==> flow/design.v <==
module rgb2hsv(
        input clock,
        input reset_n,
        input in_valid,
        input [7:0] in_red,
        input [7:0] in_green,
        input [7:0] in_blue,
        input in_visual,
        input in_done,
        output out_valid,
        output [7:0] out_red,
        output [7:0] out_green,
        output [7:0] out_blue,
        output [7:0] out_hue,
        output [7:0] out_saturation,
        output [7:0] out_brightness,
        output out_visual,
        output out_done
    );
    reg valid1;
    reg [7:0] red1;
    reg [7:0] green1;
    reg [7:0] blue1;
    reg visual1;
    reg done1;
    reg [7:0] max_value1;
    reg [1:0] max_index1;
    reg [7:0] min_value1;
    reg [1:0] min_index1;
    always @(posedge clock)
    begin
        if (reset_n) begin
            valid1 <= in_valid;
            red1[7:0] <= in_red[7:0];
            green1[7:0] <= in_green[7:0];
            blue1[7:0] <= in_blue[7:0];
            visual1 <= in_visual;
            done1 <= in_done;
            if (in_red >= in_green) begin
                if (in_red >= in_blue) begin
                    max_value1[7:0] <= in_red[7:0];
                    max_index1[1:0] <= 1;
                end
                else begin
                    max_value1[7:0] <= in_blue[7:0];
                    max_index1[1:0] <= 3;
                end
            end
            else begin
                if (in_blue >= in_green) begin
                    max_value1[7:0] <= in_blue[7:0];
                    max_index1[1:0] <= 3;
                end
                else begin
                    max_value1[7:0] <= in_green[7:0];
                    max_index1[1:0] <= 2;
                end
            end
            if (in_red < in_green) begin
                if (in_red < in_blue) begin
                    min_value1[7:0] <= in_red[7:0];
                    min_index1[1:0] <= 1;
                end
                else begin
                    min_value1[7:0] <= in_blue[7:0];
                    min_index1[1:0] <= 3;
                end
            end
            else begin
                if (in_blue < in_green) begin
                    min_value1[7:0] <= in_blue[7:0];
                    min_index1[1:0] <= 3;
                end
                else begin
                    min_value1[7:0] <= in_green[7:0];
                    min_index1[1:0] <= 2;
                end
            end
        end 
        else begin
            valid1 <= 1'b0;
            red1[7:0] <= 8'b0;
            green1[7:0] <= 8'b0;
            blue1[7:0] <= 8'b0;
            visual1 <= 1'b0;
            done1 <= 1'b0;
            max_value1[7:0] <= 8'd0;
            max_index1[1:0] <= 2'd0; 
            min_value1[7:0] <= 8'd0; 
            min_index1[1:0] <= 2'd0;
        end
    end
    reg valid2;
    reg [7:0] red2;
    reg [7:0] green2;
    reg [7:0] blue2;
    reg visual2;
    reg done2;
    reg [7:0] dif2;
    reg [7:0] max_value2;
    reg [1:0] max_index2;
    reg [7:0] min_value2;
    reg [1:0] min_index2;
    always @(posedge clock)
    begin
        if (reset_n) begin
            valid2 <= valid1;
            red2[7:0] <= red1[7:0];
            green2[7:0] <= green1[7:0];
            blue2[7:0] <= blue1[7:0];
            visual2 <= visual1;
            done2 <= done1;
            dif2[7:0] <= max_value1[7:0] - min_value1[7:0];
            max_value2[7:0] <= max_value1[7:0];
            max_index2[1:0] <= max_index1[1:0];
            min_value2[7:0] <= min_value1[7:0];
            min_index2[1:0] <= min_index1[1:0];
        end 
        else begin
            valid2 <= 1'b0;
            red2[7:0] <= 8'b0;
            green2[7:0] <= 8'b0;
            blue2[7:0] <= 8'b0;
            visual2 <= 1'b0;
            done2 <= 1'b0;
            dif2[7:0] <= 8'd0;
            max_value2[7:0] <= 8'd0;
            max_index2[1:0] <= 2'd0;
            min_value2[7:0] <= 8'd0; 
            min_index2[1:0] <= 2'd0;
        end
    end
    reg valid3;
    reg [7:0] red3;
    reg [7:0] green3;
    reg [7:0] blue3;
    reg visual3;
    reg done3;
    reg [11:0] hue3;
    reg [7:0] dif3;
    reg [7:0] max_value3;
    reg [1:0] max_index3;
    reg [7:0] min_value3;
    reg [1:0] min_index3;
    always @(posedge clock)
    begin
        if (reset_n) begin
            valid3 <= valid2;
            red3[7:0] <= red2[7:0];
            green3[7:0] <= green2[7:0];
            blue3[7:0] <= blue2[7:0];
            visual3 <= visual2;
            done3 <= done2;
            dif3[7:0] <= dif2[7:0];
            max_value3[7:0] <= max_value2[7:0];
            max_index3[1:0] <= max_index2[1:0];
            min_value3[7:0] <= min_value2[7:0];
            min_index3[1:0] <= min_index2[1:0];
            if (dif2 > 0) begin
                if (max_index2 == 1) begin
                    if (green2 < blue2) begin
                        hue3[11:0] <= ((blue2 - green2) << 4);
                    end
                    else begin
                        hue3[11:0] <= ((green2 - blue2) << 4);
                    end
                end
                if (max_index2 == 2) begin
                    if (blue2 < red2) begin
                        hue3[11:0] <= ((red2 - blue2) << 4);
                    end
                    else begin
                        hue3[11:0] <= ((blue2 - red2) << 4);
                    end
                end
                if (max_index2 == 3) begin
                    if (red2 < green2) begin
                        hue3[11:0] <= ((green2 - red2) << 4);
                    end
                    else begin
                        hue3[11:0] <= ((red2 - green2) << 4);
                    end
                end
            end
            else begin
                hue3[11:0] <= 12'd0;             
            end
        end
        else begin
            valid3 <= 1'b0;
            red3[7:0] <= 8'b0;
            green3[7:0] <= 8'b0;
            blue3[7:0] <= 8'b0;
            visual3 <= 1'b0;
            done3 <= 1'b0;
            hue3[11:0] <= 12'd0;
            dif3[7:0] <= 8'd0;
            max_value3[7:0] <= 8'd0;
            max_index3[1:0] <= 2'd0;
            min_value3[7:0] <= 8'd0;
            min_index3[1:0] <= 2'd0;
        end
    end
    reg valid4;
    reg [7:0] red4;
    reg [7:0] green4;
    reg [7:0] blue4;
    reg visual4;
    reg done4;
    reg [11:0] hue4;
    reg [7:0] dif4;
    reg [7:0] max_value4;
    reg [1:0] max_index4;
    always @(posedge clock)
    begin
        if (reset_n) begin
            valid4 <= valid3;
            red4[7:0] <= red3[7:0];
            green4[7:0] <= green3[7:0];
            blue4[7:0] <= blue3[7:0];
            visual4 <= visual3;
            done4 <= done3;          
            dif4[7:0] <= dif3[7:0];
            max_value4[7:0] <= max_value3[7:0];
            max_index4 <= max_index3;
            hue4[11:0] <= (hue3 / dif3);
        end
        else begin
            valid4 <= 1'b0;
            red4[7:0] <= 8'b0;
            green4[7:0] <= 8'b0;
            blue4[7:0] <= 8'b0;
            visual4 <= 1'b0;
            done4 <= 1'b0;
            hue4[11:0] <= 12'd0;
            dif4[7:0] <= 8'd0;
            max_value4 <= 8'd0;
            max_index4[1:0] <= 2'd0;
        end
    end
    reg valid5;
    reg [7:0] red5;
    reg [7:0] green5;
    reg [7:0] blue5;
    reg visual5;
    reg done5;
    reg [11:0] hue5;
    reg [7:0] dif5;
    reg [7:0] max_value5;
    always @(posedge clock)
    begin
        if (reset_n) begin
            valid5 <= valid4;
            red5[7:0] <= red4[7:0];
            green5[7:0] <= green4[7:0];
            blue5[7:0] <= blue4[7:0];
            visual5 <= visual4;
            done5 <= done4;
            dif5[7:0] <= dif4[7:0];
            max_value5[7:0] <= max_value4[7:0];
            if (dif4 > 0) begin
                if (max_index4 == 1) begin
                    if (green4 < blue4) begin
                        hue5[11:0] <= 96 - hue4;
                    end
                    else begin
                        hue5[11:0] <= 0 + hue4;
                    end
                end
                if (max_index4 == 2) begin
                    if (blue4 < red4) begin
                        hue5[11:0] <= 32 - hue4;
                    end
                    else begin
                        hue5[11:0] <= 32 + hue4;
                    end
                end
                if (max_index4 == 3) begin
                    if (red4 < green4) begin
                        hue5[11:0] <= 64 - hue4;
                    end
                    else begin
                        hue5[11:0] <= 64 + hue4;
                    end
                end
            end
            else begin
                hue5[11:0] <= 12'd0;             
            end
        end
        else begin
            valid5 <= 1'b0;
            red5[7:0] <= 8'b0;
            green5[7:0] <= 8'b0;
            blue5[7:0] <= 8'b0;
            visual5 <= 1'b0;
            done5 <= 1'b0;
            dif5[7:0] <= 8'd0;
            max_value5[7:0] <= 8'd0;
            hue5[11:0] <= 12'd0;
        end
    end
    reg valid;
    reg [7:0] red;
    reg [7:0] green;
    reg [7:0] blue;
    reg visual;
    reg done;
    reg [18:0] hue;
    reg [7:0] saturation;
    reg [7:0] max_value;
    always @(posedge clock)
    begin
        if (reset_n) begin
            valid <= valid5;
            red[7:0] <= red5[7:0];
            green[7:0] <= green5[7:0];
            blue[7:0] <= blue5[7:0];
            visual <= visual5;
            done <= done5;
            max_value[7:0] <= max_value5[7:0];
            hue[18:0] <= (85 * hue5);
            if (max_value5 == 0) begin
                saturation[7:0] <= 8'd0;
            end
            else begin
                saturation[7:0] <= 255 * dif5 / max_value5;
            end
        end
        else begin 
            valid <= 1'b0;
            red[7:0] <= 8'b0;
            green[7:0] <= 8'b0;
            blue[7:0] <= 8'b0;
            visual <= 1'b0;
            done <= 1'b0;
            max_value[7:0] <= 8'd0;
            hue[18:0] <= 19'd0;
            saturation [7:0] <= 8'd0;
        end
    end
    assign out_valid = valid;
    assign out_red[7:0] = red[7:0];
    assign out_green[7:0] = green[7:0];  
    assign out_blue[7:0] = blue[7:0];
    assign out_hue[7:0] = hue[12:5];
    assign out_saturation[7:0] = saturation[7:0];
    assign out_brightness[7:0] = max_value[7:0];
    assign out_visual = visual;
    assign out_done = done;
endmodule
* Step by step through the tools: rgb2hsv
Tool output for the design above, in the order of the flow.
Line numbers count from 1 in the design file above.
Operators carry their Yosys type and port widths (W data, S select, Z words).
Cell names lack the library's common part.
The mark - stands for no value.
- Design top :: rgb2hsv
- Clock port :: clock
- Standard-cell library :: sky130hd
- Corner :: tt_025C_1v80

* Word level
Yosys after proc, flatten, opt, wreduce and memory -nomap, before mapping. Memory bits, and registers merged into a memory's read port (data or address), are not among the register bits. Print and check cells are not counted. Equal cells are merged and count once.
- $add $sub $neg :: 12
- Magnitude comparators :: 14
- Muxes and demuxes :: 21
- $mul :: 2
- Reduce/logical cells :: 6
- Bitwise operators :: 1
- Div/mod/pow operators :: 2
- Equality and inequality tests :: 6
** Operators with widths (number)
- $div A32 B8 Y32 :: 1
- $mux W12 :: 12
- $mul A8 B8 Y16 const A :: 1
- $div A12 B8 Y12 :: 1
- $mul A7 B12 Y13 const A :: 1
- $lt A8 B8 Y1 :: 9
- $sub A8 B8 Y8 :: 7
- $mux W8 :: 6
- $sub A7 B12 Y12 const A :: 2
- $ge A8 B8 Y1 :: 3
- $gt A8 B1 Y1 const B :: 2
- $add A6 B12 Y12 const A :: 1
- $sub A6 B12 Y12 const A :: 1
- $add A7 B12 Y12 const A :: 1
- $eq A2 B2 Y1 const B :: 4
- $logic_not A8 Y1 :: 1
- $reduce_bool A3 Y1 :: 2
- $eq A2 B1 Y1 const B :: 2
- $reduce_and A2 Y1 :: 2
- $mux W2 :: 2
- $reduce_or A2 Y1 :: 1
- $not A1 Y1 :: 1
- $mux W1 :: 1
- Elaborated cells :: 120
- Input port bits :: 29
- Flip-flop bits (word level) :: 315
- Output and inout bits :: 51

* Longest topological paths
Depth = most cells in a row (Yosys ltp): at word level without a register or memory, in the mapped netlist without a sequential cell, where the memories' decode and read muxes count.
- Word-level depth :: 5
- ABC_AREA :: 1
- Depth in mapped cells :: 494
- Gate-level depth less buffers :: 462

* Synthesis result
Yosys stat after the flow's synthesis: flattened, memories mapped to cells. It holds for the ABC_AREA given above (unset counts as 0); a run with the other value may have another netlist.
- Cell area after synthesis :: 43010.0 um^2
- Mapped flip-flops :: 306
- Area of sequential cells :: 6125.9 um^2
- Buffers :: 108
- Standard cells after synthesis :: 6529
** Cells by type
- dfxtp_1 :: number 306, total area 6.13E+03 um^2
- ha_1 :: number 459, total area 5.74E+03 um^2
- nand2_1 :: number 1370, total area 5.14E+03 um^2
- inv_1 :: number 1123, total area 4.22E+03 um^2
- o21ai_0 :: number 350, total area 1751.68 um^2
- nor2_1 :: number 455, total area 1.71E+03 um^2
- nand3_1 :: number 337, total area 1.69E+03 um^2
- a21oi_1 :: number 309, total area 1.55E+03 um^2
- nand2_2 :: number 225, total area 1407.6 um^2
- xor2_1 :: number 158, total area 1.38E+03 um^2
- nand3_2 :: number 119, total area 1.19E+03 um^2
- xnor2_1 :: number 104, total area 910.874 um^2
- nand2_4 :: number 79, total area 889.603 um^2
- nor2_4 :: number 78, total area 878.342 um^2
- nand4_1 :: number 139, total area 869.584 um^2
- fa_1 :: number 43, total area 860.826 um^2
- nor2_2 :: number 129, total area 807.024 um^2
- nand3_4 :: number 28, total area 490.47 um^2
Other cell types: 67; their cells: 718.

* Worst setup path after synthesis
Source: OpenSTA report_checks on the synthesized netlist (no wires, ideal clock, input and output delay 20% of the period each), path of least setup slack; recovery checks are left aside. Register names are those of the netlist, which keeps one name where synthesis merged equal registers.
- Path type :: reg2reg
- Start point :: register dif5[5]
- End point :: register saturation[0]
- Arrival :: 65945 ps
- Setup slack :: 13932 ps
- Stages on the path :: 482
- Clock period :: 80000 ps
- Library setup time :: 123 ps
- Time at the first pin :: 0 ps
- Buffers on the path :: 32
- Path delay :: 66068 ps
- Required time :: 79877 ps
- Period reached after synthesis :: 66068 ps
"path delay" is the arrival time less input delay plus setup time.
"stages on the path": output pins that drive a net of the path, with the launching flip-flop's if there is one; two outputs of one cell count as two.
"period reached after synthesis" is the clock period less the worst setup slack; recovery checks do not enter. This is arithmetic on one report: input and output delays are still those of the set period (20% each).
The rows between start and end are the longest chain of elaborated cells between them; the timing report does not say that the signal goes this way. Where chains are equally long, one stands for them.
Each line given opens the expression or statement behind the cell; cells for indexed reads and writes are added by Yosys, which also makes memories of some case tables.
A register here has more assigning lines than the two given.
- Cells stage by stage :: dfxtp_1 fa_1 inv_1 fa_1 inv_1 fa_1 inv_1 fa_1 inv_1 ha_1 nand2_1 inv_1 a21oi_1 nand2_1 nand2_1 nand2_4 nor2_2 nand3_2 [446 not listed] nand2_4 nor2_8 buf_8 nand2_2 o21ai_1 ha_1 a21boi_0 o21a_1 o21ai_0 nand2_1 a21oi_1 o21bai_1 a31oi_1 nand3_1 nor2_2 nand3_1 nor2_1 a21oi_1
- Length of the longest elaborated chain :: 2
- Elaborated cells on any way between the ends :: 2
- Source lines of those cells :: 1
- Classes of those cells :: 1 x mul; 1 x div
** Ends and longest elaborated chain, post-synthesis
- start, declared :: line 248 : reg [7:0] dif5;
- start, assigned :: line 259 : dif5[7:0] <= dif4[7:0];
- start, assigned :: line 298 : dif5[7:0] <= 8'd0;
- $mul A8 B8 Y16 :: line 327 : saturation[7:0] <= 255 * dif5 / max_value5;
- $div A32 B8 Y32 :: line 327
- end, assigned :: line 324 : saturation[7:0] <= 8'd0;
- end, assigned :: line 327
- end, declared :: line 310 : reg [7:0] saturation;

* Worst path after layout
From the final timing report of job 1: the path of least setup slack in the routed layout; clock arrival at registers is part of the times.
The path's times are printed in steps of 10 ps; the period is the one set.
- Path type :: reg2reg
- Start point :: register dif5[5]
- End point :: register saturation[0]
- Time at the first pin :: 650 ps
- Required time :: 80500 ps
- Stages on the path :: 452
- Clock period :: 80000 ps
- Buffers on the path :: 7
- Arrival :: 71380 ps
- Setup slack :: 9110 ps
- Library setup time :: 150 ps
The rows between start and end are the longest chain of elaborated cells between them; the timing report does not say that the signal goes this way. Where chains are equally long, one stands for them.
A register here has more assigning lines than the two given.
- Cells stage by stage :: dfxtp_1 fa_2 inv_1 fa_1 inv_1 fa_1 inv_1 fa_1 inv_1 ha_1 nand2_1 inv_1 a21oi_1 nand2_1 nand2_1 nand2_4 nor2_2 nand3_2 [416 not listed] nor2_4 nand2_4 nor2_8 nand2_2 o21ai_1 ha_1 a21boi_0 o21a_1 o21ai_0 nand2_1 a21oi_1 o21bai_1 a31oi_1 nand3_1 nor2_2 nand3_1 nor2_1 a21oi_1
- Length of the longest elaborated chain :: 2
- Elaborated cells on any way between the ends :: 2
- Source lines of those cells :: 1
- Classes of those cells :: 1 x mul; 1 x div
** Ends and longest elaborated chain, post-layout
- start, declared :: line 248 : reg [7:0] dif5;
- start, assigned :: line 259 : dif5[7:0] <= dif4[7:0];
- start, assigned :: line 298 : dif5[7:0] <= 8'd0;
- $mul A8 B8 Y16 :: line 327 : saturation[7:0] <= 255 * dif5 / max_value5;
- $div A32 B8 Y32 :: line 327
- end, assigned :: line 324 : saturation[7:0] <= 8'd0;
- end, assigned :: line 327
- end, declared :: line 310 : reg [7:0] saturation;

## Implementation results

rgb2hsv through Yosys and OpenROAD on sky130hd: 3 stored runs, unordered, with their settings and measured results. The constraints put input and output delay at 20% of the set period each and load the outputs with 0.01 pF.
By "period achieved" is meant the clock period of the run minus its worst setup slack. This is arithmetic on one report: input and output delays are still those of the set period (20% each).
"time of the worst setup path" = time allowed to the worst setup path (clock period - input delay - output delay, where it has them) - its slack; a late launch clock adds to it, a late capture clock takes from it.
"time of the worst setup path" is given in steps of 10 ps.

* Job 1
** Files
==> flow/run.sh <==
#!/bin/bash
# the make line also repeats the synthesis and layout settings of config.mk as NAME=value (left out here)
make -C /OpenROAD-flow-scripts/flow DESIGN_CONFIG=/design/flow/config.mk WORK_HOME=/design/flow/orfs CLKGATE_MAP_FILE= finish
==> flow/config.mk <==
export PLATFORM = sky130hd
export DESIGN_NAME = rgb2hsv
export DESIGN_NICKNAME = rgb2hsv
export VERILOG_FILES = /design/flow/design.v
export SDC_FILE = /design/flow/constraint.sdc
export NUM_CORES = 4
export LEC_CHECK = 0
export ABC_AREA = 1
export CAP_MARGIN = 30
export CELL_PAD_IN_SITES_DETAIL_PLACEMENT = 2
export CELL_PAD_IN_SITES_GLOBAL_PLACEMENT = 3
export CORE_ASPECT_RATIO = 1.16
export CORE_MARGIN = 2
export CORE_UTILIZATION = 40
export CTS_CLUSTER_SIZE = 35
export GPL_ROUTABILITY_DRIVEN = 0
export MIN_ROUTING_LAYER = met2
export PLACE_DENSITY_LB_ADDON = 0.05
export SETUP_SLACK_MARGIN = 5.0
export SLEW_MARGIN = 40
export TNS_END_PERCENT = 60
==> flow/constraint.sdc <==
create_clock -name core_clock -period 80.0 [get_ports {clock}]
set_input_delay 16.0000 -clock core_clock [delete_from_list [all_inputs] [get_ports {clock}]]
set_output_delay 16.0000 -clock core_clock [all_outputs]
set_load 0.01 [all_outputs]
** Results
- Worst slack on setup checks :: 9114 ps
- Overall die area :: 110171.0 um^2
- Utilization in the final report :: 0.447
- Summed negative setup slack :: 0 ps
- Post-synthesis cell area :: 43010.0 um^2
- Standard-cell area after layout :: 47652.0 um^2
- Time of the worst setup path :: 70890 ps
- Critical path type :: reg2reg
- Worst hold slack after layout :: 387 ps
- Period achieved :: 70886 ps

* Job 2
** Files
==> flow/run.sh <==
#!/bin/bash
# the make line also repeats the synthesis and layout settings of config.mk as NAME=value (left out here)
make -C /OpenROAD-flow-scripts/flow DESIGN_CONFIG=/design/flow/config.mk WORK_HOME=/design/flow/orfs CLKGATE_MAP_FILE= finish
==> flow/config.mk <==
export PLATFORM = sky130hd
export DESIGN_NAME = rgb2hsv
export DESIGN_NICKNAME = rgb2hsv
export VERILOG_FILES = /design/flow/design.v
export SDC_FILE = /design/flow/constraint.sdc
export NUM_CORES = 4
export LEC_CHECK = 0
export CAP_MARGIN = 30
export CELL_PAD_IN_SITES_GLOBAL_PLACEMENT = 3
export CORE_MARGIN = 8
export CORE_UTILIZATION = 46
export CTS_CLUSTER_DIAMETER = 359
export CTS_CLUSTER_SIZE = 14
export GPL_ROUTABILITY_DRIVEN = 1
export GPL_TIMING_DRIVEN = 0
export MIN_ROUTING_LAYER = met2
export PLACE_DENSITY = 0.76
export SETUP_SLACK_MARGIN = 5.0
export SLEW_MARGIN = 35
==> flow/constraint.sdc <==
create_clock -name core_clock -period 49.5 [get_ports {clock}]
set_input_delay 9.9000 -clock core_clock [delete_from_list [all_inputs] [get_ports {clock}]]
set_output_delay 9.9000 -clock core_clock [all_outputs]
set_load 0.01 [all_outputs]
** Results
Stopped before the end: placement reported GPL-0301.

* Job 3
** Files
==> flow/run.sh <==
#!/bin/bash
# the make line also repeats the synthesis and layout settings of config.mk as NAME=value (left out here)
make -C /OpenROAD-flow-scripts/flow DESIGN_CONFIG=/design/flow/config.mk WORK_HOME=/design/flow/orfs CLKGATE_MAP_FILE= finish
==> flow/config.mk <==
export PLATFORM = sky130hd
export DESIGN_NAME = rgb2hsv
export DESIGN_NICKNAME = rgb2hsv
export VERILOG_FILES = /design/flow/design.v
export SDC_FILE = /design/flow/constraint.sdc
export NUM_CORES = 4
export LEC_CHECK = 0
export ABC_AREA = 0
export CAP_MARGIN = 30
export CORE_MARGIN = 2
export CORE_UTILIZATION = 26
export GPL_ROUTABILITY_DRIVEN = 1
export MAX_ROUTING_LAYER = met4
export PLACE_DENSITY_LB_ADDON = 0.05
export SETUP_SLACK_MARGIN = 5.0
export SLEW_MARGIN = 20
export TNS_END_PERCENT = 60
==> flow/constraint.sdc <==
create_clock -name core_clock -period 61.9 [get_ports {clock}]
set_input_delay 12.3800 -clock core_clock [delete_from_list [all_inputs] [get_ports {clock}]]
set_output_delay 12.3800 -clock core_clock [all_outputs]
set_load 0.01 [all_outputs]
** Results
- Worst slack on setup checks :: -5025 ps
- Overall die area :: 142344.0 um^2
- Utilization in the final report :: 0.392
- Summed negative setup slack :: -9161 ps
- Post-synthesis cell area :: 36228.5 um^2
- Standard-cell area after layout :: 54039.3 um^2
- Time of the worst setup path :: 66920 ps
- Critical path type :: reg2reg
- Worst hold slack after layout :: 417 ps
- Period achieved :: 66925 ps
